==> flow/design.v <==
module control(
    input logic [6:0]op_cc, 
    input logic [2:0]fun3_c, 
    input logic [6:0]fun7_c, 
    input logic calu_br, 
    output logic cmem_wr, 
    output logic cbr, 
    output logic cmem_rd, 
    output logic creg_wr, 
    output logic cmem_reg, 
    output logic [5:0] calu_op, 
    output logic [2:0] cop_a, 
    output logic cop_b, 
    output logic i_type,  
    output logic r_type,
    output logic s_type,
    output logic sb_type,
    output logic u_type,
    output logic uj_type
);
    localparam  
                R_TYPE = 7'b0110011 , 
                R_TYPEW = 7'b0111011 , 
                I_TYPEL = 7'b0000011 , 
                I_TYPE = 7'b0010011 , 
                I_TYPEW = 7'b0011011 , 
                I_TYPEJ = 7'b1100111 , 
                I_TYPEE = 7'b1100111 , 
                S_TYPE = 7'b0100011 , 
                SB_TYPE = 7'b1100011 , 
                U_TYPE = 7'b0010111 , 
                UJ_TYPE = 7'b1101111 ; 
    assign creg_wr = ( (op_cc == R_TYPE) | (op_cc == R_TYPEW) | (op_cc == I_TYPE) | (op_cc == I_TYPEW)
                        | (op_cc == I_TYPEJ) | (op_cc == I_TYPEL) | (op_cc == U_TYPE) | (op_cc == UJ_TYPE)
                        | (op_cc == 7'h37)  
                      ) ? 1'b1 : 1'b0 ;
    assign cop_a = ( (op_cc == R_TYPE) | (op_cc == R_TYPEW) | (op_cc == I_TYPE) | (op_cc == I_TYPEW) | (op_cc == I_TYPEJ)
                        | (op_cc == I_TYPEL) | (op_cc == SB_TYPE)
                    ) ? 1'b1 : 1'b0 ;
    assign cop_b = ( (op_cc == R_TYPE) | (op_cc == R_TYPEW) | (op_cc == SB_TYPE) | (op_cc == S_TYPE)
                    ) ? 1'b1 : 1'b0 ;
    assign cmem_wr = (op_cc == S_TYPE) ? 1'b1 : 1'b0 ;
    assign cmem_rd = (op_cc == I_TYPEL) ? 1'b1 : 1'b0 ;
    assign cmem_reg = (op_cc == I_TYPEL) ? 1'b1 : 1'b0 ;
    assign cbr = (op_cc == SB_TYPE) && (calu_br == 1'b1) ? 1'b1 : 1'b0 ;
    assign i_type = ( (op_cc == I_TYPE) | (op_cc == I_TYPEE) | (op_cc == I_TYPEJ) | (op_cc == I_TYPEL)
                     | (op_cc == I_TYPEW) ) ? 1'b1 : 1'b0 ; 
    assign r_type = ( (op_cc == R_TYPE) | (op_cc == R_TYPEW) ) ? 1'b1 : 1'b0 ;
    assign s_type = (op_cc == S_TYPE) ? 1'b1 : 1'b0 ;
    assign sb_type = (op_cc == SB_TYPE) ? 1'b1 : 1'b0 ;
    assign u_type = (op_cc == U_TYPE) ? 1'b1 : 1'b0 ;
    assign uj_type = (op_cc == UJ_TYPE) ? 1'b1 : 1'b0 ;
    assign calu_op =   ((op_cc == 7'h03) && (fun3_c == 3'h0)) ? 6'd1 :  
                       ((op_cc == 7'h03) && (fun3_c == 3'h1)) ? 6'd2 :   
                       ((op_cc == 7'h03) && (fun3_c == 3'h2)) ? 6'd3 :   
                       ((op_cc == 7'h03) && (fun3_c == 3'h3)) ? 6'd4 :   
                       ((op_cc == 7'h03) && (fun3_c == 3'h4)) ? 6'd5 :   
                       ((op_cc == 7'h03) && (fun3_c == 3'h5)) ? 6'd6 :   
                       ((op_cc == 7'h03) && (fun3_c == 3'h6)) ? 6'd7 :   
                       ((op_cc == 7'h13) && (fun3_c == 3'h0)) ? 6'd8 :   
                       ((op_cc == 7'h13) && (fun3_c == 3'h1) && (fun7_c == 7'h0)) ? 6'd9 :   
                       ((op_cc == 7'h13) && (fun3_c == 3'h2)) ? 6'd10 :   
                       ((op_cc == 7'h13) && (fun3_c == 3'h3)) ? 6'd11 :   
                       ((op_cc == 7'h13) && (fun3_c == 3'h4)) ? 6'd12 :   
                       ((op_cc == 7'h13) && (fun3_c == 3'h5) && (fun7_c == 7'h00)) ? 6'd13 :   
                       ((op_cc == 7'h13) && (fun3_c == 3'h5) && (fun7_c == 7'h20)) ? 6'd14 :   
                       ((op_cc == 7'h13) && (fun3_c == 3'h6)) ? 6'd15 :   
                       ((op_cc == 7'h13) && (fun3_c == 3'h7)) ? 6'd16 :   
                       ((op_cc == 7'h17)) ? 6'd17 :   
                       ((op_cc == 7'h23) && (fun3_c == 3'h0)) ? 6'd18 :   
                       ((op_cc == 7'h23) && (fun3_c == 3'h1)) ? 6'd19 :   
                       ((op_cc == 7'h23) && (fun3_c == 3'h2)) ? 6'd20 :   
                       ((op_cc == 7'h23) && (fun3_c == 3'h3)) ? 6'd21 :   
                       ((op_cc == 7'h33) && (fun3_c == 3'h0) && (fun7_c == 7'h00)) ? 6'd22 :   
                       ((op_cc == 7'h33) && (fun3_c == 3'h0) && (fun7_c == 7'h20)) ? 6'd23 :   
                       ((op_cc == 7'h33) && (fun3_c == 3'h1) && (fun7_c == 7'h00)) ? 6'd24 :   
                       ((op_cc == 7'h33) && (fun3_c == 3'h2) && (fun7_c == 7'h00)) ? 6'd25 :   
                       ((op_cc == 7'h33) && (fun3_c == 3'h3) && (fun7_c == 7'h00)) ? 6'd26 :   
                       ((op_cc == 7'h33) && (fun3_c == 3'h4) && (fun7_c == 7'h00)) ? 6'd27 :   
                       ((op_cc == 7'h33) && (fun3_c == 3'h5) && (fun7_c == 7'h00)) ? 6'd28 :   
                       ((op_cc == 7'h33) && (fun3_c == 3'h5) && (fun7_c == 7'h20)) ? 6'd29 :   
                       ((op_cc == 7'h33) && (fun3_c == 3'h6) && (fun7_c == 7'h00)) ? 6'd30 :   
                       ((op_cc == 7'h33) && (fun3_c == 3'h7) && (fun7_c == 7'h00)) ? 6'd31 :   
                       ((op_cc == 7'h37)) ? 6'd32 :   
                       ((op_cc == 7'h63) && (fun3_c == 3'h0)) ? 6'd33 :   
                       ((op_cc == 7'h63) && (fun3_c == 3'h1)) ? 6'd34 :   
                       ((op_cc == 7'h63) && (fun3_c == 3'h4)) ? 6'd35 :   
                       ((op_cc == 7'h63) && (fun3_c == 3'h5)) ? 6'd36 :   
                       ((op_cc == 7'h63) && (fun3_c == 3'h6)) ? 6'd37 :   
                       ((op_cc == 7'h63) && (fun3_c == 3'h7)) ? 6'd38 :   
                       ((op_cc == 7'h67) && (fun3_c == 3'h0)) ? 6'd39 :   
                       ((op_cc == 7'h6F)) ? 6'd40 : 6'd0 ;  
endmodule
module imm_gen(
        input logic [31:0] instr,  
        output logic [31:0] imm  
    );
    always_comb begin
        imm = 32'd0;
        if (instr[6:0] == 7'h03 || instr[6:0] == 7'h13 || instr[6:0] == 7'h1B || instr[6:0] == 7'h67 || instr[6:0] == 7'h73)begin  
            imm = {{20{instr[31]}}, {instr [31:20]}};
        end
        else if (instr[6:0] == 7'h23)begin  
            imm = { {20{instr[31]}}, {instr [31:25],instr [11:7]}};
        end
        else if (instr[6:0] == 7'h63)begin  
            imm = { {19{instr[31]}},instr[31],instr[7],instr [30:25] ,instr[11:8],1'b0 };
        end
        else if (instr[6:0] == 7'h17 || instr[6:0] == 7'h37)begin  
            imm = {instr[31:12],12'b0};
        end
        else if (instr[6:0] == 7'h6F)begin  
            imm = { {11{instr[31]}}, instr[31], instr[19:12], instr[20], instr[30:21], 1'b0};
        end
    end
endmodule
module alu(
    input logic clk,
    input logic rst,  
    input logic [31:0] aop_a,
    input logic [31:0] aop_b,
    input logic [31:0] aimm,
    input logic [5:0] alu_op,
    input logic [31:0] apc,
    output logic cond,  
    output logic branch,
    output logic [31:0] result
);
always_comb begin
    cond = 1'b0;
    if (alu_op ==  6'd33)begin  
        if (aop_a == aop_b)begin
            cond = 1'b1;
        end 
    end
    if (alu_op ==  6'd34)begin  
        if (aop_a != aop_b)begin
            cond = 1'b1;
        end 
    end
    if (alu_op == 6'd35)begin  
        if ($signed(aop_a) < $signed(aop_b))begin
            cond = 1'b1;
        end 
    end
    if (alu_op == 6'd36)begin  
        if ($signed(aop_a) >= $signed(aop_b))begin
            cond = 1'b1;
        end     
    end
    if ($unsigned(alu_op) == $unsigned(6'd37))begin  
        if (aop_a < aop_b)begin
            cond = 1'b1;
        end 
    end
    if ($unsigned(alu_op) ==  $unsigned(6'd38))begin  
        if (aop_a >= aop_b)begin
            cond = 1'b1;
        end 
    end
end
always_ff @(posedge clk) begin
    if (rst == 1'b1)begin
        result <= 32'd0;
        branch <= 1'b0;
    end
    else begin
    branch <= cond;
    if (alu_op ==  6'd1)begin  
        result <= aop_a + aimm;
    end
    if (alu_op ==  6'd2)begin  
        result <= aop_a + aimm;
    end
    if (alu_op ==  6'd3)begin  
        result <= aop_a + aimm;
    end
    if (alu_op ==  6'd4)begin  
        result <= aop_a + aimm;
    end
    if (alu_op ==  6'd5)begin  
        result <= aop_a + aimm;
    end
    if (alu_op ==  6'd6)begin  
        result <= aop_a + aimm;
    end
    if (alu_op ==  6'd7)begin  
        result <= aop_a + aimm;
    end
    if (alu_op ==  6'd8)begin  
        result <= aop_a + aimm;
    end
    if (alu_op ==  6'd9)begin  
        result <= aop_a << aimm[4:0];
    end
    if (alu_op ==  6'd10)begin  
        result <= $signed(aop_a) < $signed(aimm) ? 32'd1 : 32'd0;
    end
    if ($unsigned(alu_op) == $unsigned(6'd11))begin  
        result <= aop_a < aimm ? 32'd1 : 32'd0;
    end
    if (alu_op ==  6'd12)begin  
        result <= aop_a ^ aimm;
    end
    if (alu_op ==  6'd13)begin  
        result <= aop_a >> aimm[4:0];
    end
    if (alu_op ==  6'd14)begin  
        result <= $signed(aop_a) >>> aimm[4:0];
    end
    if (alu_op ==  6'd15)begin  
        result <= aop_a | aimm;
    end
    if (alu_op ==  6'd16)begin  
        result <= aop_a & aimm;
    end
    if (alu_op ==  6'd17)begin  
        result <= apc + aimm;
    end
    if (alu_op ==  6'd18)begin  
        result <= aop_a + aimm;
    end
    if (alu_op ==  6'd19)begin  
        result <= aop_a + aimm;
    end
    if (alu_op ==  6'd20)begin  
        result <= aop_a + aimm;
    end
    if (alu_op ==  6'd21)begin  
        result <= aop_a + aimm;
    end
    if (alu_op ==  6'd22)begin  
        result <= aop_a + aop_b;
    end
    if (alu_op ==  6'd23)begin  
        result <= aop_a - aop_b;
    end
    if (alu_op ==  6'd24)begin  
        result <= aop_a << aop_b[4:0];
    end
    if (alu_op ==  6'd25)begin  
        result <= $signed(aop_a) < $signed(aop_b) ? 32'd1 : 32'd0;
    end
    if ($unsigned(alu_op) ==  $unsigned(6'd26))begin  
        result <= aop_a < aop_b ? 32'd1 : 32'd0;
    end
    if (alu_op ==  6'd27)begin  
        result <= aop_a ^ aop_b;
    end
    if (alu_op ==  6'd28)begin  
        result <= aop_a >> aop_b[4:0];
    end
    if (alu_op ==  6'd29)begin  
        result <= $signed(aop_a) >>> aop_b[4:0];
    end
    if (alu_op ==  6'd30)begin  
        result <= aop_a | aop_b;
    end
    if (alu_op ==  6'd31)begin  
        result <= aop_a & aop_b;
    end
    if (alu_op ==  6'd32)begin  
        result <= aimm;
    end
    if (alu_op ==  6'd39)begin  
        result <= apc + 32'd4;
    end
    if (alu_op ==  6'd40)begin  
        result <= apc + 32'd4;
    end
    end
end
endmodule
module ifu(
    input logic ibranch,  
    input logic i_typej,  
    input logic sb_type,  
    input logic uj_type,  
    input logic [31:0] iop_a,  
    input logic [31:0] imm,
    input logic [31:0] pci,  
    input logic clk, 
    input logic rst,  
    output logic [31:0] pc  
);
always_ff @(posedge clk) begin
    if (rst == 1'b1)begin
    pc <= 32'd0;
    end
    else if (sb_type == 1'b1 && ibranch == 1'b1)begin  
    pc <= pci + imm;
    end
    else if (i_typej == 1'b1)begin  
    pc <= (iop_a + imm) & 32'hFFFF_FFFE;
    end
    else if (uj_type == 1'b1)begin  
    pc <= pci + imm;
    end
    else begin
        pc <= pci + 32'd4;
    end
end
endmodule
module bolt_exec(
    input logic clk,
    input logic rst,  
    input logic [31:0] instr,  
    input logic [31:0] rs1,  
    input logic [31:0] rs2,  
    input logic [31:0] pc,  
    output logic [31:0] result,  
    output logic [31:0] next_pc,  
    output logic branch,  
    output logic reg_wr,  
    output logic mem_wr,  
    output logic mem_rd  
);
    logic cmem_wr, cbr, cmem_rd, creg_wr, cmem_reg, cop_b;
    logic [2:0] cop_a;
    logic [5:0] calu_op;
    logic i_type, r_type, s_type, sb_type, u_type, uj_type;
    logic [31:0] imm;
    logic cond;
    control u_control (
        .op_cc(instr[6:0]), .fun3_c(instr[14:12]), .fun7_c(instr[31:25]), .calu_br(cond),
        .cmem_wr(cmem_wr), .cbr(cbr), .cmem_rd(cmem_rd), .creg_wr(creg_wr), .cmem_reg(cmem_reg),
        .calu_op(calu_op), .cop_a(cop_a), .cop_b(cop_b),
        .i_type(i_type), .r_type(r_type), .s_type(s_type), .sb_type(sb_type), .u_type(u_type),
        .uj_type(uj_type)
    );
    imm_gen u_imm_gen (.instr(instr), .imm(imm));
    alu u_alu (
        .clk(clk), .rst(rst), .aop_a(rs1), .aop_b(rs2), .aimm(imm), .alu_op(calu_op), .apc(pc),
        .cond(cond), .branch(branch), .result(result)
    );
    ifu u_ifu (
        .ibranch(cbr), .i_typej(calu_op == 6'd39), .sb_type(sb_type), .uj_type(calu_op == 6'd40),
        .iop_a(rs1), .imm(imm), .pci(pc), .clk(clk), .rst(rst), .pc(next_pc)
    );
    always_ff @(posedge clk) begin
        if (rst == 1'b1)begin
            reg_wr <= 1'b0;
            mem_wr <= 1'b0;
            mem_rd <= 1'b0;
        end
        else begin
            reg_wr <= creg_wr;
            mem_wr <= cmem_wr;
            mem_rd <= cmem_rd;
        end
    end
endmodule
Hand-over note for bolt_exec

* Tool chain data of bolt_exec
Tool output for the design above before and after an edit, in the order of the flow. Lines under "original" count in the file above, lines under "edited" in the edited file. "change": "edited" minus "original" as printed here. Operators: Yosys type, input widths -> output width; for muxes data width and select width s. Library cell names are shortened. A cell with -- has no value.
Design: top bolt_exec, clock input clk, standard-cell library sky130hd, library corner tt_025C_1v80

* The edit
Unified diff, file above to edited file. The edited RTL no longer does the same as the RTL above: the edit was made by script, with no optimisation intended.
begin of diff
@@ -207,5 +207,5 @@
     end
     if (alu_op ==  6'd14)begin  
-        result <= $signed(aop_a) >>> aimm[4:0];
+        result <= $signed(aop_a) >> aimm[4:0];
     end
     if (alu_op ==  6'd15)begin  
end of diff

* Word level
Source: Yosys, flattened and elaborated, memories not mapped. Widths are those after wreduce. Registers that Yosys merges into a memory's read port (data or address) are not register bits. Print and check cells do not count.
Cells by class:
- add/sub/neg operators | original 5, edited 5, change 0
- magnitude comparators | original 6, edited 6, change 0
- equal/unequal tests | original 62, edited 62, change 0
- shift-type cells | original 6, edited 6, change 0
- mux-type cells | original 103, edited 103, change 0
- bitwise gates (word level) | original 14, edited 14, change 0
- reduce/logical cells | original 57, edited 57, change 0
Operators with widths:
- $shr 32x5->32 | original 2, edited 3, change +1
- $sshr 32x5->32 | original 2, edited 1, change -1
- $logic_and 1x1->1 | original 49, edited 49, change 0
- $mux 32 | original 42, edited 42, change 0
- $mux 6 | original 40, edited 40, change 0
- $mux 1 | original 21, edited 21, change 0
- $eq 6x5->1 const B | original 16, edited 16, change 0
- $eq 6x6->1 const B | original 9, edited 9, change 0
- $eq 6x4->1 const B | original 8, edited 8, change 0
- $or 1x1->1 | original 8, edited 8, change 0
- $eq 7x6->1 const B | original 5, edited 5, change 0
- $logic_or 1x1->1 | original 5, edited 5, change 0
- $eq 3x3->1 const B | original 4, edited 4, change 0
- $eq 6x3->1 const B | original 4, edited 4, change 0
- $eq 7x7->1 const B | original 4, edited 4, change 0
- $lt 32x32->1 | original 4, edited 4, change 0
- $add 32x32->32 | original 3, edited 3, change 0
- $eq 7x5->1 const B | original 3, edited 3, change 0
- $and 32x32->32 | original 2, edited 2, change 0
- $eq 3x2->1 const B | original 2, edited 2, change 0
- $eq 6x2->1 const B | original 2, edited 2, change 0
- $ge 32x32->1 | original 2, edited 2, change 0
- $or 32x32->32 | original 2, edited 2, change 0
- $shl 32x5->32 | original 2, edited 2, change 0
- $xor 32x32->32 | original 2, edited 2, change 0
- $add 32x3->32 const B | original 1, edited 1, change 0
- $eq 3x1->1 const B | original 1, edited 1, change 0
- $eq 32x32->1 | original 1, edited 1, change 0
The list need not be complete.
Storage and ports:
- register bits after elaboration | original 68, edited 68, change 0
- output and inout bits | original 68, edited 68, change 0
- cells after elaboration | original 259, edited 259, change 0

* Depth
Yosys ltp: most cells in a row. Word level: on the elaborated netlist, between registers, memories and ports. Mapped: between sequential cells and ports; inverters and the memories' decode and read muxes count.
Logic depth:
- depth after elaboration | original 76, edited 76, change 0
- ABC_AREA | original 0, edited 0
- gate-level depth with buffers | original 24, edited 24, change 0
- gate-level depth less buffers | original 20, edited 21, change +1

* Mapped cells and area
Yosys stat after the flow's synthesis: flattened, memories mapped to cells. It holds for the ABC_AREA given above (unset counts as 0); a run with the other value may have another netlist.
Synthesis totals:
- cells in the netlist | original 3835, edited 3613, change -222
- cell area after synthesis (um^2) | original 25274.2, edited 24056.8, change -1217.4
- flip-flop cells | original 68, edited 68, change 0
- buffers | original 310, edited 255, change -55
Cells by type:
- mux2i_1 | original 72, edited 145, change +73
- nand3_1 | original 161, edited 96, change -65
- o211ai_1 | original 91, edited 51, change -40
- clkbuf_1 | original 219, edited 181, change -38
- nand2_1 | original 358, edited 386, change +28
- nor3_1 | original 123, edited 97, change -26
- a211oi_1 | original 106, edited 82, change -24
- a221oi_1 | original 50, edited 28, change -22
- buf_2 | original 56, edited 37, change -19
- o221ai_1 | original 42, edited 23, change -19
- a22oi_1 | original 45, edited 27, change -18
- a221o_1 | original 25, edited 10, change -15
- o311ai_0 | original 23, edited 11, change -12
- nor2_1 | original 349, edited 360, change +11
- a21o_1 | original 56, edited 45, change -11
- a2111oi_0 | original 30, edited 19, change -11
- a211o_1 | original 29, edited 18, change -11
- mux2_2 | original 16, edited 26, change +10
The list need not be complete. The figures by module come from a second, unflattened synthesis with its own total; it is not the netlist above.
Second synthesis, totals:
- cells (unflattened synthesis) | original 4104, edited 4052, change -52
- area (unflattened synthesis) (um^2) | original 27548.9, edited 27296.2, change -252.7
Rows give one instance, submodules left out.
Modules, original:
- alu | instances 1, cells 3199, area 21006.4 um^2
- ifu | instances 1, cells 677, area 5043.6 um^2
- control | instances 1, cells 124, area 769.5 um^2
- imm_gen | instances 1, cells 93, area 605.6 um^2
- bolt_exec | instances 1, cells 11, area 123.9 um^2
Modules, edited:
- alu | instances 1, cells 3147, area 20753.7 um^2
- ifu | instances 1, cells 677, area 5043.6 um^2
- control | instances 1, cells 124, area 769.5 um^2
- imm_gen | instances 1, cells 93, area 605.6 um^2
- bolt_exec | instances 1, cells 11, area 123.9 um^2

* Worst setup path after synthesis
Path of least setup slack by OpenSTA after synthesis, without wires, with an ideal clock, recovery checks aside; 20% of the period is set as input and as output delay. Where synthesis merged equal registers, the netlist keeps one of their names.
Path after synthesis:
- path kind | original input port to flip-flop, edited input port to flip-flop
- start point | original in instr[5], edited in instr[6]
- end point | original reg u_alu.result[30], edited reg u_alu.result[30]
- clock period (ps) | original 6500, edited 6500, change 0
- setup time (ps) | original 126, edited 122, change -4
- launch time at the first pin (ps) | original 1300, edited 1300, change 0
- data arrival time (ps) | original 5396, edited 5832, change +436
- setup slack (ps) | original 978, edited 546, change -432
- delay of the path (ps) | original 4222, edited 4654, change +432
- stages | original 22, edited 21, change -1
- synthesis period reached (ps) | original 5522, edited 5954, change +432
"delay of the path" is the arrival time less input delay plus setup time. "stages": output pins that drive a net of the path, with the launching flip-flop's if there is one; two outputs of one cell count as two. "synthesis period reached" = period - worst setup slack (recovery checks aside). The figure is calculated, with input and output delays left at 20% of the set period. The rows between start and end are the longest chain of elaborated cells between them; the timing report does not say that the signal goes this way. Where chains are equally long, one stands for them. A line is the first line of the expression or statement that the cell stems from. Yosys adds cells for indexed reads and writes and turns some case tables into memories. At most two assigning lines are given for a register; there are more.
On the way, after synthesis, original: path through buf_2 nor2b_1 and3_1 buf_2 o21ai_2 inv_2 buf_2 buf_2 buf_2 fa_1 a21oi_1 nand4b_1 a21bo_2 a21oi_1 nor2_1 o41ai_1 a211oi_1 o31ai_1 xnor2_1 nand2_1 a41oi_1 o21ai_0, cells in the longest elaborated chain 76
RTL lines, path after synthesis, original:
- start, declared | RTL line 307 | input logic [31:0] instr,
- $eq 7x7->1 | RTL line 92 | ((op_cc == 7'h6F)) ? 6'd40 : 6'd0 ;
- $mux 6 | RTL line 92
- $mux 6 | RTL line 91 | ((op_cc == 7'h67) && (fun3_c == 3'h0)) ? 6'd39 :
- $mux 6 | RTL line 90 | ((op_cc == 7'h63) && (fun3_c == 3'h7)) ? 6'd38 :
- $mux 6 | RTL line 89 | ((op_cc == 7'h63) && (fun3_c == 3'h6)) ? 6'd37 :
- $mux 6 | RTL line 88 | ((op_cc == 7'h63) && (fun3_c == 3'h5)) ? 6'd36 :
- $mux 6 | RTL line 87 | ((op_cc == 7'h63) && (fun3_c == 3'h4)) ? 6'd35 :
- (+62 left out)
- $mux 32 | RTL line 250 | if (alu_op ==  6'd28)begin
- $mux 32 | RTL line 253 | if (alu_op ==  6'd29)begin
- $mux 32 | RTL line 256 | if (alu_op ==  6'd30)begin
- $mux 32 | RTL line 259 | if (alu_op ==  6'd31)begin
- $mux 32 | RTL line 262 | if (alu_op ==  6'd32)begin
- $mux 32 | RTL line 265 | if (alu_op ==  6'd39)begin
- $mux 32 | RTL line 268 | if (alu_op ==  6'd40)begin
- end, assigned | RTL line 266 | result <= apc + 32'd4;
- end, assigned | RTL line 269 | result <= apc + 32'd4;
- end, declared | RTL line 127 | output logic [31:0] result
On the way, after synthesis, edited: path through buf_2 buf_2 a2111oi_0 o21ai_0 nand2b_1 and2_2 clkbuf_1 a21oi_1 ha_1 a21o_1 a21o_1 a2111oi_0 nor3_1 nor4_1 o31ai_1 o41ai_1 xor2_1 nor2_1 o211ai_1 o211ai_1 a221o_1, cells in the longest elaborated chain 76
RTL lines, path after synthesis, edited:
- start, declared | RTL line 307 | input logic [31:0] instr,
- $eq 7x7->1 | RTL line 92 | ((op_cc == 7'h6F)) ? 6'd40 : 6'd0 ;
- $mux 6 | RTL line 92
- $mux 6 | RTL line 91 | ((op_cc == 7'h67) && (fun3_c == 3'h0)) ? 6'd39 :
- $mux 6 | RTL line 90 | ((op_cc == 7'h63) && (fun3_c == 3'h7)) ? 6'd38 :
- $mux 6 | RTL line 89 | ((op_cc == 7'h63) && (fun3_c == 3'h6)) ? 6'd37 :
- $mux 6 | RTL line 88 | ((op_cc == 7'h63) && (fun3_c == 3'h5)) ? 6'd36 :
- $mux 6 | RTL line 87 | ((op_cc == 7'h63) && (fun3_c == 3'h4)) ? 6'd35 :
- (+62 left out)
- $mux 32 | RTL line 250 | if (alu_op ==  6'd28)begin
- $mux 32 | RTL line 253 | if (alu_op ==  6'd29)begin
- $mux 32 | RTL line 256 | if (alu_op ==  6'd30)begin
- $mux 32 | RTL line 259 | if (alu_op ==  6'd31)begin
- $mux 32 | RTL line 262 | if (alu_op ==  6'd32)begin
- $mux 32 | RTL line 265 | if (alu_op ==  6'd39)begin
- $mux 32 | RTL line 268 | if (alu_op ==  6'd40)begin
- end, assigned | RTL line 266 | result <= apc + 32'd4;
- end, assigned | RTL line 269 | result <= apc + 32'd4;
- end, declared | RTL line 127 | output logic [31:0] result

* Worst path after layout
Path of least setup slack in the final report of each run of pair 1 (OpenROAD, finished layout, wires in). Where an end is a register, its clock arrival counts in the times. The path's times are printed in steps of 10 ps; the period is the one set.
Path post-layout:
- path kind | original input port to flip-flop, edited input port to flip-flop
- start point | original in rs1[1], edited in instr[29]
- end point | original reg u_alu.result[28], edited reg u_alu.result[7]
- clock period (ps) | original 6500, edited 6500, change 0
- setup time (ps) | original 60, edited 140, change +80
- launch time at the first pin (ps) | original 1300, edited 1300, change 0
- data arrival time (ps) | original 6350, edited 6240, change -110
- setup slack (ps) | original 490, edited 530, change +40
- stages | original 19, edited 18, change -1
The rows between start and end are the longest chain of elaborated cells between them; the timing report does not say that the signal goes this way. Where chains are equally long, one stands for them. At most two assigning lines are given for a register; there are more.
On the way, post-layout, original: path through clkdlybuf4s50_1 buf_4 fa_1 a211oi_1 o21bai_2 o211ai_1 buf_4 nand3_1 buf_4 a311o_1 a221o_2 a2111oi_1 buf_4 nor2_1 xnor2_1 buf_4 o22ai_1 a311o_1 o21ai_1
RTL lines, path post-layout, original:
- start, declared | RTL line 308 | input logic [31:0] rs1,
- end, assigned | RTL line 170 | result <= aop_a + aimm;
- end, assigned | RTL line 173 | result <= aop_a + aimm;
- end, declared | RTL line 127 | output logic [31:0] result
original: No chain of elaborated cells between the ends is given.
On the way, post-layout, edited: path through clkdlybuf4s50_1 buf_4 nor4_4 buf_4 nand4_1 buf_4 a21oi_1 a2111oi_2 and2_1 nand2_1 and2_0 buf_4 a2111oi_1 a21oi_1 o221ai_1 nand3_1 o2111ai_1 a311oi_1, cells in the longest elaborated chain 68
RTL lines, path post-layout, edited:
- start, declared | RTL line 307 | input logic [31:0] instr,
- $logic_not 7->1 | RTL line 83 | ((op_cc == 7'h33) && (fun3_c == 3'h7) && (fun7_c == 7'h00)) ? 6'd31 :
- $logic_and 1x1->1 | RTL line 83
- $mux 6 | RTL line 83
- $mux 6 | RTL line 82 | ((op_cc == 7'h33) && (fun3_c == 3'h6) && (fun7_c == 7'h00)) ? 6'd30 :
- $mux 6 | RTL line 81 | ((op_cc == 7'h33) && (fun3_c == 3'h5) && (fun7_c == 7'h20)) ? 6'd29 :
- $mux 6 | RTL line 80 | ((op_cc == 7'h33) && (fun3_c == 3'h5) && (fun7_c == 7'h00)) ? 6'd28 :
- $mux 6 | RTL line 79 | ((op_cc == 7'h33) && (fun3_c == 3'h4) && (fun7_c == 7'h00)) ? 6'd27 :
- (+54 left out)
- $mux 32 | RTL line 250 | if (alu_op ==  6'd28)begin
- $mux 32 | RTL line 253 | if (alu_op ==  6'd29)begin
- $mux 32 | RTL line 256 | if (alu_op ==  6'd30)begin
- $mux 32 | RTL line 259 | if (alu_op ==  6'd31)begin
- $mux 32 | RTL line 262 | if (alu_op ==  6'd32)begin
- $mux 32 | RTL line 265 | if (alu_op ==  6'd39)begin
- $mux 32 | RTL line 268 | if (alu_op ==  6'd40)begin
- end, assigned | RTL line 266 | result <= apc + 32'd4;
- end, assigned | RTL line 269 | result <= apc + 32'd4;
- end, declared | RTL line 127 | output logic [31:0] result

* Measured runs
Runs of the flow (Yosys, OpenROAD) on both versions; the two runs of a pair have the same settings. The constraints put input and output delay at 20% of the set period each and load the outputs with 0.01 pF.
Flow settings, pair 1: CORE_UTILIZATION 28, SETUP_SLACK_MARGIN 0.5, period_ns 6.5, CAP_MARGIN 20, CORE_MARGIN 2, SLEW_MARGIN 20
Final reports, pair 1:
- synthesis area (um^2) | original 25274.2, edited 24056.8, change -1217.4
- total die area (um^2) | original 92683.7, edited 88277.3, change -4406.4
- std-cell area (final layout) (um^2) | original 34917.2, edited 34608.2, change -309.0
- utilization after routing (%) | original 38.9, edited 40.6, change +1.7
- smallest setup slack (ps) | original 491, edited 525, change +34
- total power of the final layout (uW) | original 3457, edited 3484, change +27
Flow settings, pair 2: CORE_UTILIZATION 28, SETUP_SLACK_MARGIN 0.5, period_ns 4.33, CAP_MARGIN 20, CORE_MARGIN 2, SLEW_MARGIN 20
Final reports, pair 2:
- synthesis area (um^2) | original 25274.2, edited 24056.8, change -1217.4
- total die area (um^2) | original 92683.7, edited 88277.3, change -4406.4
- std-cell area (final layout) (um^2) | original 48805.6, edited 44983.1, change -3822.5
- utilization after routing (%) | original 54.4, edited 52.8, change -1.6
- smallest setup slack (ps) | original -432, edited -632, change -200
- total power of the final layout (uW) | original 6749, edited 6087, change -662
"total power of the final layout" rests on the timing tool's default activity at the inputs, not on a simulated workload.

End of note.
